==> flow/design.v <==
module sort_pipe #(
parameter DATA_WIDTH='d8
)(
input 				          clk,
input 				          rst_n,
input 					      client_val,
input [(8*DATA_WIDTH)-1:0]    client_data,
output reg                    client_rdy,
input 				          sort_rdy,
output reg                    sort_val,
output reg [8*DATA_WIDTH-1:0]   sort_data
);
reg [DATA_WIDTH-1 : 0] D0;
reg [DATA_WIDTH-1 : 0] D1;
reg [DATA_WIDTH-1 : 0] D2;
reg [DATA_WIDTH-1 : 0] D3;
reg [DATA_WIDTH-1 : 0] D4;
reg [DATA_WIDTH-1 : 0] D5;
reg [DATA_WIDTH-1 : 0] D6;
reg [DATA_WIDTH-1 : 0] D7;
reg [DATA_WIDTH-1:0] P0_C0_MAX;
reg [DATA_WIDTH-1:0] P0_C0_MIN;
reg [DATA_WIDTH-1:0] P0_C1_MIN;
reg [DATA_WIDTH-1:0] P0_C1_MAX;
reg [DATA_WIDTH-1:0] P0_C2_MAX;
reg [DATA_WIDTH-1:0] P0_C2_MIN;
reg [DATA_WIDTH-1:0] P0_C3_MIN;
reg [DATA_WIDTH-1:0] P0_C3_MAX;
reg [DATA_WIDTH-1:0] P1_C0_MAX;
reg [DATA_WIDTH-1:0] P1_C0_MIN;
reg [DATA_WIDTH-1:0] P1_C1_MIN;
reg [DATA_WIDTH-1:0] P1_C1_MAX;
reg [DATA_WIDTH-1:0] P1_C2_MAX;
reg [DATA_WIDTH-1:0] P1_C2_MIN;
reg [DATA_WIDTH-1:0] P1_C3_MIN;
reg [DATA_WIDTH-1:0] P1_C3_MAX;
reg [DATA_WIDTH-1:0] P2_C0_MIN;
reg [DATA_WIDTH-1:0] P2_C0_MAX;
reg [DATA_WIDTH-1:0] P2_C1_MIN;
reg [DATA_WIDTH-1:0] P2_C1_MAX;
reg [DATA_WIDTH-1:0] P3_C0_MIN;
reg [DATA_WIDTH-1:0] P3_C0_MAX;
reg [DATA_WIDTH-1:0] P3_C1_MIN;
reg [DATA_WIDTH-1:0] P3_C1_MAX;
reg [DATA_WIDTH-1:0] P3_C2_MIN;
reg [DATA_WIDTH-1:0] P3_C2_MAX;
reg [DATA_WIDTH-1:0] P3_C3_MIN;
reg [DATA_WIDTH-1:0] P3_C3_MAX;
reg [DATA_WIDTH-1:0] P4_C0_MIN;
reg [DATA_WIDTH-1:0] P4_C0_MAX;
reg [DATA_WIDTH-1:0] P4_C1_MAX;
reg [DATA_WIDTH-1:0] P4_C1_MIN;
reg [DATA_WIDTH-1:0] P4_C2_MIN;
reg [DATA_WIDTH-1:0] P4_C2_MAX;
reg [DATA_WIDTH-1:0] P4_C3_MAX;
reg [DATA_WIDTH-1:0] P4_C3_MIN;
reg [DATA_WIDTH-1:0] P5_C0_MIN;
reg [DATA_WIDTH-1:0] P5_C0_MAX;
reg [DATA_WIDTH-1:0] P5_C1_MAX;
reg [DATA_WIDTH-1:0] P5_C1_MIN;
reg [DATA_WIDTH-1:0] P5_C2_MIN;
reg [DATA_WIDTH-1:0] P5_C2_MAX;
reg [DATA_WIDTH-1:0] P5_C3_MAX;
reg [DATA_WIDTH-1:0] P5_C3_MIN;
reg [DATA_WIDTH-1:0] P2_C0_MIN_D;
reg [DATA_WIDTH-1:0] P2_C2_MIN_D;
reg [DATA_WIDTH-1:0] P2_C1_MAX_D;
reg [DATA_WIDTH-1:0] P2_C3_MAX_D;
reg [DATA_WIDTH-1:0] P4_C0_MIN_D;
reg [DATA_WIDTH-1:0] P4_C0_MAX_D;
reg [DATA_WIDTH-1:0] P4_C3_MIN_D;
reg [DATA_WIDTH-1:0] P4_C3_MAX_D;
reg [DATA_WIDTH-1:0] P5_C0_MIN_D;
reg [DATA_WIDTH-1:0] P5_C3_MAX_D;
reg [7:0] vld;
wire adv = ~vld[7] | sort_rdy;
always @(posedge clk or negedge rst_n) begin
if(~rst_n) D0 <= 'b0;
else if(adv) D0 <= client_data[DATA_WIDTH-1 : 0];
end
always @(posedge clk or negedge rst_n) begin
if(~rst_n) D1 <= 'b0;
else if(adv) D1 <=client_data[(2*DATA_WIDTH)-1 : DATA_WIDTH]; 
end
always @(posedge clk or negedge rst_n) begin
if(~rst_n) D2 <= 'b0;
else if(adv) D2 <=client_data[(3*DATA_WIDTH)-1 :(2*DATA_WIDTH)];
end 
always @(posedge clk or negedge rst_n) begin
if(~rst_n) D3 <= 'b0;
else if(adv) D3 <=client_data[(4*DATA_WIDTH)-1 :(3*DATA_WIDTH)];
end 
always @(posedge clk or negedge rst_n) begin
if(~rst_n) D4 <= 'b0;
else if(adv) D4 <=client_data[(5*DATA_WIDTH)-1 :(4*DATA_WIDTH)];
end 
always @(posedge clk or negedge rst_n) begin
if(~rst_n) D5 <= 'b0;
else if(adv) D5 <=client_data[(6*DATA_WIDTH)-1 :(5*DATA_WIDTH)];
end 
always @(posedge clk or negedge rst_n) begin
if(~rst_n) D6 <= 'b0;
else if(adv) D6 <=client_data[(7*DATA_WIDTH)-1 :(6*DATA_WIDTH)];
end 
always @(posedge clk or negedge rst_n) begin
if(~rst_n) D7 <= 'b0;
else if(adv) D7 <=client_data[(8*DATA_WIDTH)-1 :(7*DATA_WIDTH)]; 
end 
always @(posedge clk or negedge rst_n) begin
	if(~rst_n) P0_C0_MIN <= 'b0;
	else if (adv) if (D0 < D1) begin
		P0_C0_MIN <= D0;
	end
	else P0_C0_MIN <= D1;
end
always @(posedge clk or negedge rst_n) begin
	if(~rst_n) P0_C0_MAX <= 'b0;
	else if (adv) if (D0 > D1) begin
		P0_C0_MAX <= D0;
	end
	else P0_C0_MAX <= D1;
end
always @(posedge clk or negedge rst_n) begin
	if(~rst_n) P0_C1_MIN <= 'b0;
	else if (adv) if (D2 < D3) begin
		P0_C1_MIN <= D2;
	end
	else P0_C1_MIN <= D3;
end
always @(posedge clk or negedge rst_n) begin
	if(~rst_n) P0_C1_MAX <= 'b0;
	else if (adv) if (D2 > D3) begin
		P0_C1_MAX <= D2;
	end
	else P0_C1_MAX <= D3;
end
always @(posedge clk or negedge rst_n) begin
	if(~rst_n) P0_C2_MIN <= 'b0;
	else if (adv) if (D4 < D5) begin
		P0_C2_MIN <= D4;
	end
	else P0_C2_MIN <= D5;
end
always @(posedge clk or negedge rst_n) begin
	if(~rst_n) P0_C2_MAX <= 'b0;
	else if (adv) if (D4 > D5) begin
		P0_C2_MAX <= D4;
	end
	else P0_C2_MAX <= D5;
end
always @(posedge clk or negedge rst_n) begin
	if(~rst_n) P0_C3_MIN <= 'b0;
	else if (adv) if (D6 < D7) begin
		P0_C3_MIN <= D6;
	end
	else P0_C3_MIN <= D7;
end
always @(posedge clk or negedge rst_n) begin
	if(~rst_n) P0_C3_MAX <= 'b0;
	else if (adv) if (D6 > D7) begin
		P0_C3_MAX <= D6;
	end
	else P0_C3_MAX <= D7;
end
always @(posedge clk or negedge rst_n) begin
if(~rst_n) P1_C0_MIN <= 'b0;
	else if (adv) if (P0_C0_MIN < P0_C1_MIN) begin
		P1_C0_MIN <=P0_C0_MIN;
	end
	else P1_C0_MIN <= P0_C1_MIN;
end
always @(posedge clk or negedge rst_n) begin
if(~rst_n) P1_C0_MAX <= 'b0;
	else if (adv) if (P0_C0_MIN >P0_C1_MIN) begin
		P1_C0_MAX <=P0_C0_MIN;
	end
	else P1_C0_MAX <= P0_C1_MIN;
end
always @(posedge clk or negedge rst_n) begin
if(~rst_n) P1_C1_MIN <= 'b0;
	else if (adv) if (P0_C0_MAX < P0_C1_MAX) begin
		P1_C1_MIN <=P0_C0_MAX;
	end
	else P1_C1_MIN <= P0_C1_MAX;
end
always @(posedge clk or negedge rst_n) begin
if(~rst_n) P1_C1_MAX <= 'b0;
	else if (adv) if (P0_C0_MAX >P0_C1_MAX) begin
		P1_C1_MAX <=P0_C0_MAX;
	end
	else P1_C1_MAX <= P0_C1_MAX;
end
always @(posedge clk or negedge rst_n) begin
if(~rst_n) P1_C2_MIN <= 'b0;
	else if (adv) if (P0_C2_MIN < P0_C3_MIN) begin
		P1_C2_MIN <=P0_C2_MIN;
	end
	else P1_C2_MIN <= P0_C3_MIN;
end
always @(posedge clk or negedge rst_n) begin
if(~rst_n) P1_C2_MAX <= 'b0;
	else if (adv) if (P0_C2_MIN >P0_C3_MIN) begin
		P1_C2_MAX <=P0_C2_MIN;
end
	else P1_C2_MAX <= P0_C3_MIN;
end
always @(posedge clk or negedge rst_n) begin
if(~rst_n) P1_C3_MIN <= 'b0;
	else if (adv) if (P0_C2_MAX < P0_C3_MAX) begin
		P1_C3_MIN <=P0_C2_MAX;
	end
	else P1_C3_MIN <= P0_C3_MAX;
end
always @(posedge clk or negedge rst_n) begin
if(~rst_n) P1_C3_MAX <= 'b0;
	else if (adv) if (P0_C2_MAX >P0_C3_MAX) begin
		P1_C3_MAX <=P0_C2_MAX;
	end
	else P1_C3_MAX <= P0_C3_MAX;
end
always @(posedge clk or negedge rst_n) begin
if(~rst_n) P2_C0_MIN <= 'b0;
else if (adv) if(P1_C0_MAX<P1_C1_MIN)begin
       P2_C0_MIN<=P1_C0_MAX;
end
	 else P2_C0_MIN<=P1_C1_MIN;
	end
always @(posedge clk or negedge rst_n) begin  
if(~rst_n) P2_C0_MAX <= 'b0;
else if (adv) if(P1_C0_MAX>P1_C1_MIN) begin
     P2_C0_MAX<=P1_C0_MAX;
	 end
	 else P2_C0_MAX<=P1_C1_MIN;
	 end
always @(posedge clk or negedge rst_n) begin
if(~rst_n) P2_C1_MIN <= 'b0;
else if (adv) if(P1_C2_MAX<P1_C3_MIN)begin
     P2_C1_MIN<=P1_C2_MAX;
	 end
	 else P2_C1_MIN<=P1_C3_MIN;
	 end
always @(posedge clk or negedge rst_n) begin  
if(~rst_n) P2_C1_MAX <= 'b0;
else if (adv) if(P1_C2_MAX>P1_C3_MIN)begin
     P2_C1_MAX<=P1_C2_MAX;
	 end
	 else P2_C1_MAX<=P1_C3_MIN;
	 end
always @(posedge clk or negedge rst_n) begin
if(~rst_n) P3_C0_MIN <= 'b0;
else if (adv) if(P2_C0_MIN_D<P2_C2_MIN_D)begin
     P3_C0_MIN<=P2_C0_MIN_D;
	 end
	 else P3_C0_MIN<=P2_C2_MIN_D;
end
always @(posedge clk or negedge rst_n) begin
if(~rst_n) P3_C2_MIN <= 'b0;
else if (adv) if(P2_C0_MIN_D<P2_C2_MIN_D)begin
     P3_C2_MIN<=P2_C2_MIN_D;
	 end
	 else P3_C2_MIN<=P2_C0_MIN_D;
end
always @(posedge clk or negedge rst_n) begin
if(~rst_n) P3_C0_MAX <= 'b0;
else if (adv) if(P2_C0_MIN<P2_C1_MIN)begin
     P3_C0_MAX<=P2_C0_MIN;
	 end
	 else P3_C0_MAX<=P2_C1_MIN;
	 end
always @(posedge clk or negedge rst_n) begin
if(~rst_n) P3_C2_MAX <= 'b0;
else if (adv) if(P2_C0_MIN<P2_C1_MIN)begin
     P3_C2_MAX<=P2_C1_MIN;
	 end
	 else P3_C2_MAX<=P2_C0_MIN;
 end
 always @(posedge clk or negedge rst_n) begin
 if(~rst_n)P3_C1_MIN<='b0;
 else if (adv) if(P2_C0_MAX<P2_C1_MAX)begin
  P3_C1_MIN<=P2_C0_MAX;
  end
  else P3_C1_MIN<=P2_C1_MAX;
  end
   always @(posedge clk or negedge rst_n) begin
 if(~rst_n)P3_C3_MIN<='b0;
 else if (adv) if(P2_C0_MAX<P2_C1_MAX)begin
  P3_C3_MIN<=P2_C1_MAX;
  end
  else P3_C3_MIN<=P2_C0_MAX;
  end
  always @(posedge clk or negedge rst_n) begin
 if(~rst_n)P3_C1_MAX<='b0;
 else if (adv) if(P2_C1_MAX_D<P2_C3_MAX_D)begin
  P3_C1_MAX<=P2_C1_MAX_D;
  end
  else P3_C1_MAX<=P2_C3_MAX_D;
  end
   always @(posedge clk or negedge rst_n) begin
 if(~rst_n)P3_C3_MAX<='b0;
 else if (adv) if(P2_C1_MAX_D<P2_C3_MAX_D)begin
  P3_C3_MAX<=P2_C3_MAX_D;
  end
  else P3_C3_MAX<=P2_C1_MAX_D;
  end
always @(posedge clk or negedge rst_n) begin
  if(~rst_n)P4_C1_MIN<='b0;
  else if (adv) if(P3_C1_MIN>P3_C2_MIN)begin
  P4_C1_MIN<=P3_C2_MIN;
  end
  else P4_C1_MIN <=P3_C1_MIN;
  end
always @(posedge clk or negedge rst_n) begin
  if(~rst_n)P4_C2_MIN<='b0;
  else if (adv) if(P3_C1_MIN>P3_C2_MIN)begin
  P4_C2_MIN<=P3_C1_MIN;
  end
  else P4_C2_MIN <=P3_C2_MIN;
  end 
always @(posedge clk or negedge rst_n) begin
   if(~rst_n) P4_C1_MAX<='b0;
   else if (adv) if(P3_C1_MAX<P3_C2_MAX)begin
   P4_C1_MAX<=P3_C1_MAX;
   end
   else  P4_C1_MAX<=P3_C2_MAX;
   end
always @(posedge clk or negedge rst_n) begin
   if(~rst_n)P4_C2_MAX<='b0;
   else if (adv) if(P3_C1_MAX<P3_C2_MAX)begin
   P4_C2_MAX<=P3_C2_MAX;
   end
   else P4_C2_MAX<=P3_C1_MAX;
   end
always @(posedge clk or negedge rst_n) begin
   if(~rst_n)P5_C0_MAX<='b0;
   else if (adv) if(P4_C0_MAX_D>P4_C1_MIN)begin
   P5_C0_MAX<=P4_C1_MIN;
   end
   else P5_C0_MAX<=P4_C0_MAX_D;
   end
always @(posedge clk or negedge rst_n) begin
   if(~rst_n)P5_C1_MIN<='b0;
   else if (adv) if(P4_C0_MAX_D>P4_C1_MIN)begin
   P5_C1_MIN<=P4_C0_MAX_D;
   end
   else  P5_C1_MIN<=P4_C1_MIN;
end
always @(posedge clk or negedge rst_n) begin
   if(~rst_n)P5_C1_MAX<='b0;
   else if (adv) if(P4_C1_MAX>P4_C2_MIN)begin
   P5_C1_MAX<=P4_C2_MIN;
   end
   else  P5_C1_MAX<=P4_C1_MAX;
end
always @(posedge clk or negedge rst_n) begin
   if(~rst_n)P5_C2_MIN<='b0;
   else if (adv) if(P4_C1_MAX>P4_C2_MIN)begin
   P5_C2_MIN<=P4_C1_MAX;
   end
   else P5_C2_MIN<=P4_C2_MIN;
   end
always @(posedge clk or negedge rst_n) begin
   if(~rst_n)P5_C2_MAX<='b0;
   else if (adv) if(P4_C2_MAX>P4_C3_MIN_D)begin
   	P5_C2_MAX<=P4_C3_MIN_D;
   end
   else  P5_C2_MAX<=P4_C2_MAX;
end
always @(posedge clk or negedge rst_n) begin
   if(~rst_n)P5_C3_MIN<='b0;
   else if (adv) if(P4_C2_MAX>P4_C3_MIN_D)begin
   P5_C3_MIN<=P4_C2_MAX;
   end
   else P5_C3_MIN<=P4_C3_MIN_D;
   end
always @(posedge clk or negedge rst_n) begin
   if(~rst_n) begin
      P2_C0_MIN_D <= 'b0; P2_C2_MIN_D <= 'b0; P2_C1_MAX_D <= 'b0; P2_C3_MAX_D <= 'b0;
      P4_C0_MIN_D <= 'b0; P4_C0_MAX_D <= 'b0; P4_C3_MIN_D <= 'b0; P4_C3_MAX_D <= 'b0;
      P5_C0_MIN_D <= 'b0; P5_C3_MAX_D <= 'b0;
   end
   else if (adv) begin
      P2_C0_MIN_D <= P1_C0_MIN; P2_C2_MIN_D <= P1_C2_MIN; P2_C1_MAX_D <= P1_C1_MAX; P2_C3_MAX_D <= P1_C3_MAX;
      P4_C0_MIN_D <= P3_C0_MIN; P4_C0_MAX_D <= P3_C0_MAX; P4_C3_MIN_D <= P3_C3_MIN; P4_C3_MAX_D <= P3_C3_MAX;
      P5_C0_MIN_D <= P4_C0_MIN_D; P5_C3_MAX_D <= P4_C3_MAX_D;
   end
end
always @(posedge clk or negedge rst_n) begin
   if(~rst_n) vld <= 'b0;
   else if (adv) vld <= {vld[6:0], client_val};
end
always @(posedge clk or negedge rst_n) begin
   if(~rst_n) sort_data <= 64'b0;
   else if (adv)
     sort_data <= {P5_C0_MIN_D,P5_C0_MAX,P5_C1_MIN,P5_C1_MAX,P5_C2_MIN,P5_C2_MAX,P5_C3_MIN,P5_C3_MAX_D};
end
always @(*) begin
   sort_val   = vld[7];
   client_rdy = adv;
end
endmodule
---- Reports on sort_pipe ----
Tool output for the design above, in the order of the flow.
Line numbers count from 1 in the design file above.
Operators carry their Yosys type and port widths (W data, S select, Z words).
Not given: --
design
  top module .............................. sort_pipe
  clock port .............................. clk
  cell library ............................ sky130hd
  library corner .......................... tt_025C_1v80

---- Elaborated design ----
Counts by Yosys on the flattened word-level netlist (proc, flatten, opt, wreduce; memories kept). Register bits leave out memories and registers merged into their read ports (data or address); mux counts leave out enables and synchronous resets folded into registers. Print and check cells are left out. Cells with the same type and inputs are merged into one.
cells by class
  magnitude comparators ................... 29
  multiplexer cells ....................... 38
  bitwise operators ....................... 2
operators with widths
  kind          number
  $mux W8       38
  $lt A8 B8 Y1  15
  $gt A8 B8 Y1  14
  $or A1 B1 Y1  1
  $not A1 Y1    1
storage and ports
  register bits after elaboration ......... 520
  input bits .............................. 68
  output and inout port bits .............. 66
  word-level cells ........................ 127

---- Longest topological paths ----
Longest topological path by Yosys (ltp), each cell counted once; first at word level (registers and memories cut), then after technology mapping (sequential cells cut; the memories' decode and read muxes count).
depth
  depth after elaboration ................. 2
  ABC_AREA ................................ 0
  mapped depth ............................ 8
  mapped depth without buffers ............ 7

---- Mapped cells and area ----
Yosys stat after the flow's synthesis: flattened, memories mapped to cells. It holds for the ABC_AREA given above (unset counts as 0); a run with the other value may have another netlist.
Totals and module areas in this step are rounded.
mapped netlist
  cells in the netlist .................... 3,221
  chip area (Yosys) ....................... 28,240 um2
  sequential part of the area ............. 13,010 um2
  flip-flop cells ......................... 520
  buffer cells ............................ 188
cells by type
  type                       number  total area (um2)
  sky130_fd_sc_hd__dfrtp_1   520     1.3E+04
  sky130_fd_sc_hd__nand2_1   604     2.27E+03
  sky130_fd_sc_hd__ha_1      147     1.84E+03
  sky130_fd_sc_hd__nand3_1   347     1.74E+03
  sky130_fd_sc_hd__o21ai_0   248     1,241.19
  sky130_fd_sc_hd__o211ai_1  123     923.386
  sky130_fd_sc_hd__a31oi_1   144     900.864
  sky130_fd_sc_hd__nor2_1    191     716.938
  sky130_fd_sc_hd__a22oi_1   80      600.576
  sky130_fd_sc_hd__nand4_1   94      588.064
  sky130_fd_sc_hd__inv_1     147     551.779
  sky130_fd_sc_hd__buf_2     96      480.461
  sky130_fd_sc_hd__nor2b_1   57      356.592
  sky130_fd_sc_hd__a21oi_1   62      310.298
  sky130_fd_sc_hd__and2_1    45      281.52
  sky130_fd_sc_hd__o21ai_1   49      245.235
  sky130_fd_sc_hd__clkbuf_1  57      213.955
  sky130_fd_sc_hd__a211oi_4  9       180.173
Other cell types: 20; their cells: 201.

---- Worst setup path after synthesis ----
Path of least setup slack by OpenSTA after synthesis, without wires, with an ideal clock, recovery checks aside; 20% of the period is set as input and as output delay. Where synthesis merged equal registers, the netlist keeps one of their names.
timing after synthesis
  path kind ............................... in2out
  start point ............................. input port sort_rdy
  end point ............................... output port client_rdy
  period .................................. 3.0 ns
  time at the first pin ................... 0.600 ns
  arrival time ............................ 1.296 ns
  data required time ...................... 2.400 ns
  path slack .............................. 1.104 ns
  path delay .............................. 0.696 ns
  stages on the path ...................... 5
  synthesis period reached ................ 1.896 ns
"path delay" = arrival - input delay + setup time.
At an output port there is no setup time.
"stages on the path": output pins that drive a net of the path, with the launching flip-flop's if there is one; two outputs of one cell count as two.
"synthesis period reached" = period - worst setup slack (recovery checks aside). The figure is calculated, with input and output delays left at 20% of the set period.
The rows between start and end are the longest chain of elaborated cells between them; the timing report does not say that the signal goes this way. Where chains are equally long, one stands for them.
Each line given opens the expression or statement behind the cell; cells for indexed reads and writes are added by Yosys, which also makes memories of some case tables.
on the way, after synthesis
  path through ............................ sky130_fd_sc_hd__nor2b_2 > sky130_fd_sc_hd__inv_2 > sky130_fd_sc_hd__buf_4 > sky130_fd_sc_hd__buf_2 > sky130_fd_sc_hd__buf_2
  length of the longest elaborated chain .. 1
  elaborated cells on any way between the ends .. 1
  source lines of those cells ............. 1
  those cells by class .................... logic (1)
ends and longest elaborated chain, after synthesis
  element             line  source
  start: declaration  9     input sort_rdy,
  $or A1 B1 Y1        76    wire adv = ~vld[7] | sort_rdy;
  end: declaration    8     output reg                    client_rdy,

---- Timing after layout ----
From the final timing report of run B: the path of least setup slack in the routed layout; clock arrival at registers is part of the times.
timing post-layout
  path kind ............................... reg2out
  start point ............................. register vld[7]
  end point ............................... output port client_rdy
  period .................................. 2.5 ns
  time at the first pin ................... 0.61 ns
  arrival time ............................ 1.85 ns
  data required time ...................... 2.00 ns
  path slack .............................. 0.15 ns
  stages on the path ...................... 4
The rows between start and end are the longest chain of elaborated cells between them; the timing report does not say that the signal goes this way. Where chains are equally long, one stands for them.
on the way, post-layout
  path through ............................ sky130_fd_sc_hd__dfrtp_1 > sky130_fd_sc_hd__nor2b_4 > sky130_fd_sc_hd__inv_8 > sky130_fd_sc_hd__clkdlybuf4s50_1
  length of the longest elaborated chain .. 2
  elaborated cells on any way between the ends .. 2
  source lines of those cells ............. 1
  those cells by class .................... logic (2)
ends and longest elaborated chain, post-layout
  element             line  source
  start: declaration  75    reg [7:0] vld;
  start: assignment   388   if(~rst_n) vld <= 'b0;
  start: assignment   389   else if (adv) vld <= {vld[6:0], client_val};
  $not A1 Y1          76    wire adv = ~vld[7] | sort_rdy;
  $or A1 B1 Y1        76
  end: declaration    8     output reg                    client_rdy,

==> results <==
Flow measurements of sort_pipe on sky130hd: 4 stored runs with different settings, listed in no order. Input and output delays are each 20% of the period that was set; the output load is 0.01 pF.
"period achieved" is the run's clock period less its worst setup slack. It is reckoned from that one timing run; input and output delays stay at 20% of the period that was set.
"time used up by the worst setup path" = time allowed to the worst setup path (clock period - input delay - output delay, where it has them) - its slack; a late launch clock adds to it, a late capture clock takes from it.
"power consumption": no workload was simulated; the value follows from the tool's default switching activity.
The results are shown rounded.

======== run A ========
==> flow/run.sh <==
#!/bin/bash
# the make line also repeats the synthesis and layout settings of config.mk as NAME=value (left out here)
make -C /OpenROAD-flow-scripts/flow DESIGN_CONFIG=/design/flow/config.mk WORK_HOME=/design/flow/orfs CLKGATE_MAP_FILE= finish
==> flow/config.mk <==
export PLATFORM = sky130hd
export DESIGN_NAME = sort_pipe
export DESIGN_NICKNAME = sort_pipe
export VERILOG_FILES = /design/flow/design.v
export SDC_FILE = /design/flow/constraint.sdc
export NUM_CORES = 4
export LEC_CHECK = 0
export ABC_AREA = 1
export CAP_MARGIN = 20
export CELL_PAD_IN_SITES_GLOBAL_PLACEMENT = 3
export CORE_MARGIN = 3
export CORE_UTILIZATION = 58
export MAX_ROUTING_LAYER = met4
export MIN_ROUTING_LAYER = met2
export PLACE_DENSITY_LB_ADDON = 0.21
export SETUP_SLACK_MARGIN = 0.19
export SLEW_MARGIN = 20
==> flow/constraint.sdc <==
create_clock -name core_clock -period 3.0 [get_ports {clk}]
set_input_delay 0.6000 -clock core_clock [delete_from_list [all_inputs] [get_ports {clk}]]
set_output_delay 0.6000 -clock core_clock [all_outputs]
set_load 0.01 [all_outputs]

-------- run A --------
  incomplete, placement halted on FLW-0024

======== run B ========
==> flow/run.sh <==
#!/bin/bash
# the make line also repeats the synthesis and layout settings of config.mk as NAME=value (left out here)
make -C /OpenROAD-flow-scripts/flow DESIGN_CONFIG=/design/flow/config.mk WORK_HOME=/design/flow/orfs CLKGATE_MAP_FILE= finish
==> flow/config.mk <==
export PLATFORM = sky130hd
export DESIGN_NAME = sort_pipe
export DESIGN_NICKNAME = sort_pipe
export VERILOG_FILES = /design/flow/design.v
export SDC_FILE = /design/flow/constraint.sdc
export NUM_CORES = 4
export LEC_CHECK = 0
export CAP_MARGIN = 20
export CORE_MARGIN = 2
export CORE_UTILIZATION = 40
export PLACE_DENSITY = 0.6
export SLEW_MARGIN = 20
==> flow/constraint.sdc <==
create_clock -name core_clock -period 2.5 [get_ports {clk}]
set_input_delay 0.5000 -clock core_clock [delete_from_list [all_inputs] [get_ports {clk}]]
set_output_delay 0.5000 -clock core_clock [all_outputs]
set_load 0.01 [all_outputs]

-------- measured, run B --------
  synthesis area .......................... 28,240 um2
  overall die area ........................ 72,750 um2
  std-cell area (final layout) ............ 32,690 um2
  utilization after routing ............... 0.467
  smallest setup slack .................... 0.155 ns
  post-route setup TNS .................... 0.000 ns
  power consumption ....................... 0.05043 W
  period achieved ......................... 2.345 ns
  time used up by the worst setup path .... 1.85 ns
  worst setup path type ................... reg2out

======== run C ========
==> flow/run.sh <==
#!/bin/bash
# the make line also repeats the synthesis and layout settings of config.mk as NAME=value (left out here)
make -C /OpenROAD-flow-scripts/flow DESIGN_CONFIG=/design/flow/config.mk WORK_HOME=/design/flow/orfs CLKGATE_MAP_FILE= finish
==> flow/config.mk <==
export PLATFORM = sky130hd
export DESIGN_NAME = sort_pipe
export DESIGN_NICKNAME = sort_pipe
export VERILOG_FILES = /design/flow/design.v
export SDC_FILE = /design/flow/constraint.sdc
export NUM_CORES = 4
export LEC_CHECK = 0
export CAP_MARGIN = 20
export CORE_MARGIN = 2
export CORE_UTILIZATION = 56
export PLACE_DENSITY = 0.6
export SLEW_MARGIN = 20
==> flow/constraint.sdc <==
create_clock -name core_clock -period 2.5 [get_ports {clk}]
set_input_delay 0.5000 -clock core_clock [delete_from_list [all_inputs] [get_ports {clk}]]
set_output_delay 0.5000 -clock core_clock [all_outputs]
set_load 0.01 [all_outputs]

-------- measured, run C --------
  synthesis area .......................... 28,240 um2
  overall die area ........................ 52,250 um2
  std-cell area (final layout) ............ 32,360 um2
  utilization after routing ............... 0.648
  smallest setup slack .................... 0.136 ns
  post-route setup TNS .................... 0.000 ns
  power consumption ....................... 0.05101 W
  period achieved ......................... 2.364 ns
  time used up by the worst setup path .... 1.86 ns
  worst setup path type ................... reg2out

======== run D ========
==> flow/run.sh <==
#!/bin/bash
# the make line also repeats the synthesis and layout settings of config.mk as NAME=value (left out here)
make -C /OpenROAD-flow-scripts/flow DESIGN_CONFIG=/design/flow/config.mk WORK_HOME=/design/flow/orfs CLKGATE_MAP_FILE= finish
==> flow/config.mk <==
export PLATFORM = sky130hd
export DESIGN_NAME = sort_pipe
export DESIGN_NICKNAME = sort_pipe
export VERILOG_FILES = /design/flow/design.v
export SDC_FILE = /design/flow/constraint.sdc
export NUM_CORES = 4
export LEC_CHECK = 0
export CAP_MARGIN = 20
export CELL_PAD_IN_SITES_DETAIL_PLACEMENT = 0
export CELL_PAD_IN_SITES_GLOBAL_PLACEMENT = 1
export CORE_ASPECT_RATIO = 1.49
export CORE_MARGIN = 7
export CORE_UTILIZATION = 40
export CTS_CLUSTER_DIAMETER = 182
export CTS_CLUSTER_SIZE = 95
export GPL_ROUTABILITY_DRIVEN = 0
export MAX_ROUTING_LAYER = met5
export MIN_ROUTING_LAYER = met2
export PLACE_DENSITY_LB_ADDON = 0.14
export SETUP_SLACK_MARGIN = 0.51
export SLEW_MARGIN = 35
==> flow/constraint.sdc <==
create_clock -name core_clock -period 1.97 [get_ports {clk}]
set_input_delay 0.3940 -clock core_clock [delete_from_list [all_inputs] [get_ports {clk}]]
set_output_delay 0.3940 -clock core_clock [all_outputs]
set_load 0.01 [all_outputs]

-------- measured, run D --------
  synthesis area .......................... 28,240 um2
  overall die area ........................ 78,400 um2
  std-cell area (final layout) ............ 40,890 um2
  utilization after routing ............... 0.587
  smallest setup slack .................... -0.161 ns
  post-route setup TNS .................... -2.634 ns
  power consumption ....................... 0.08413 W
  period achieved ......................... 2.131 ns
  time used up by the worst setup path .... 2.13 ns
  worst setup path type ................... reg2reg
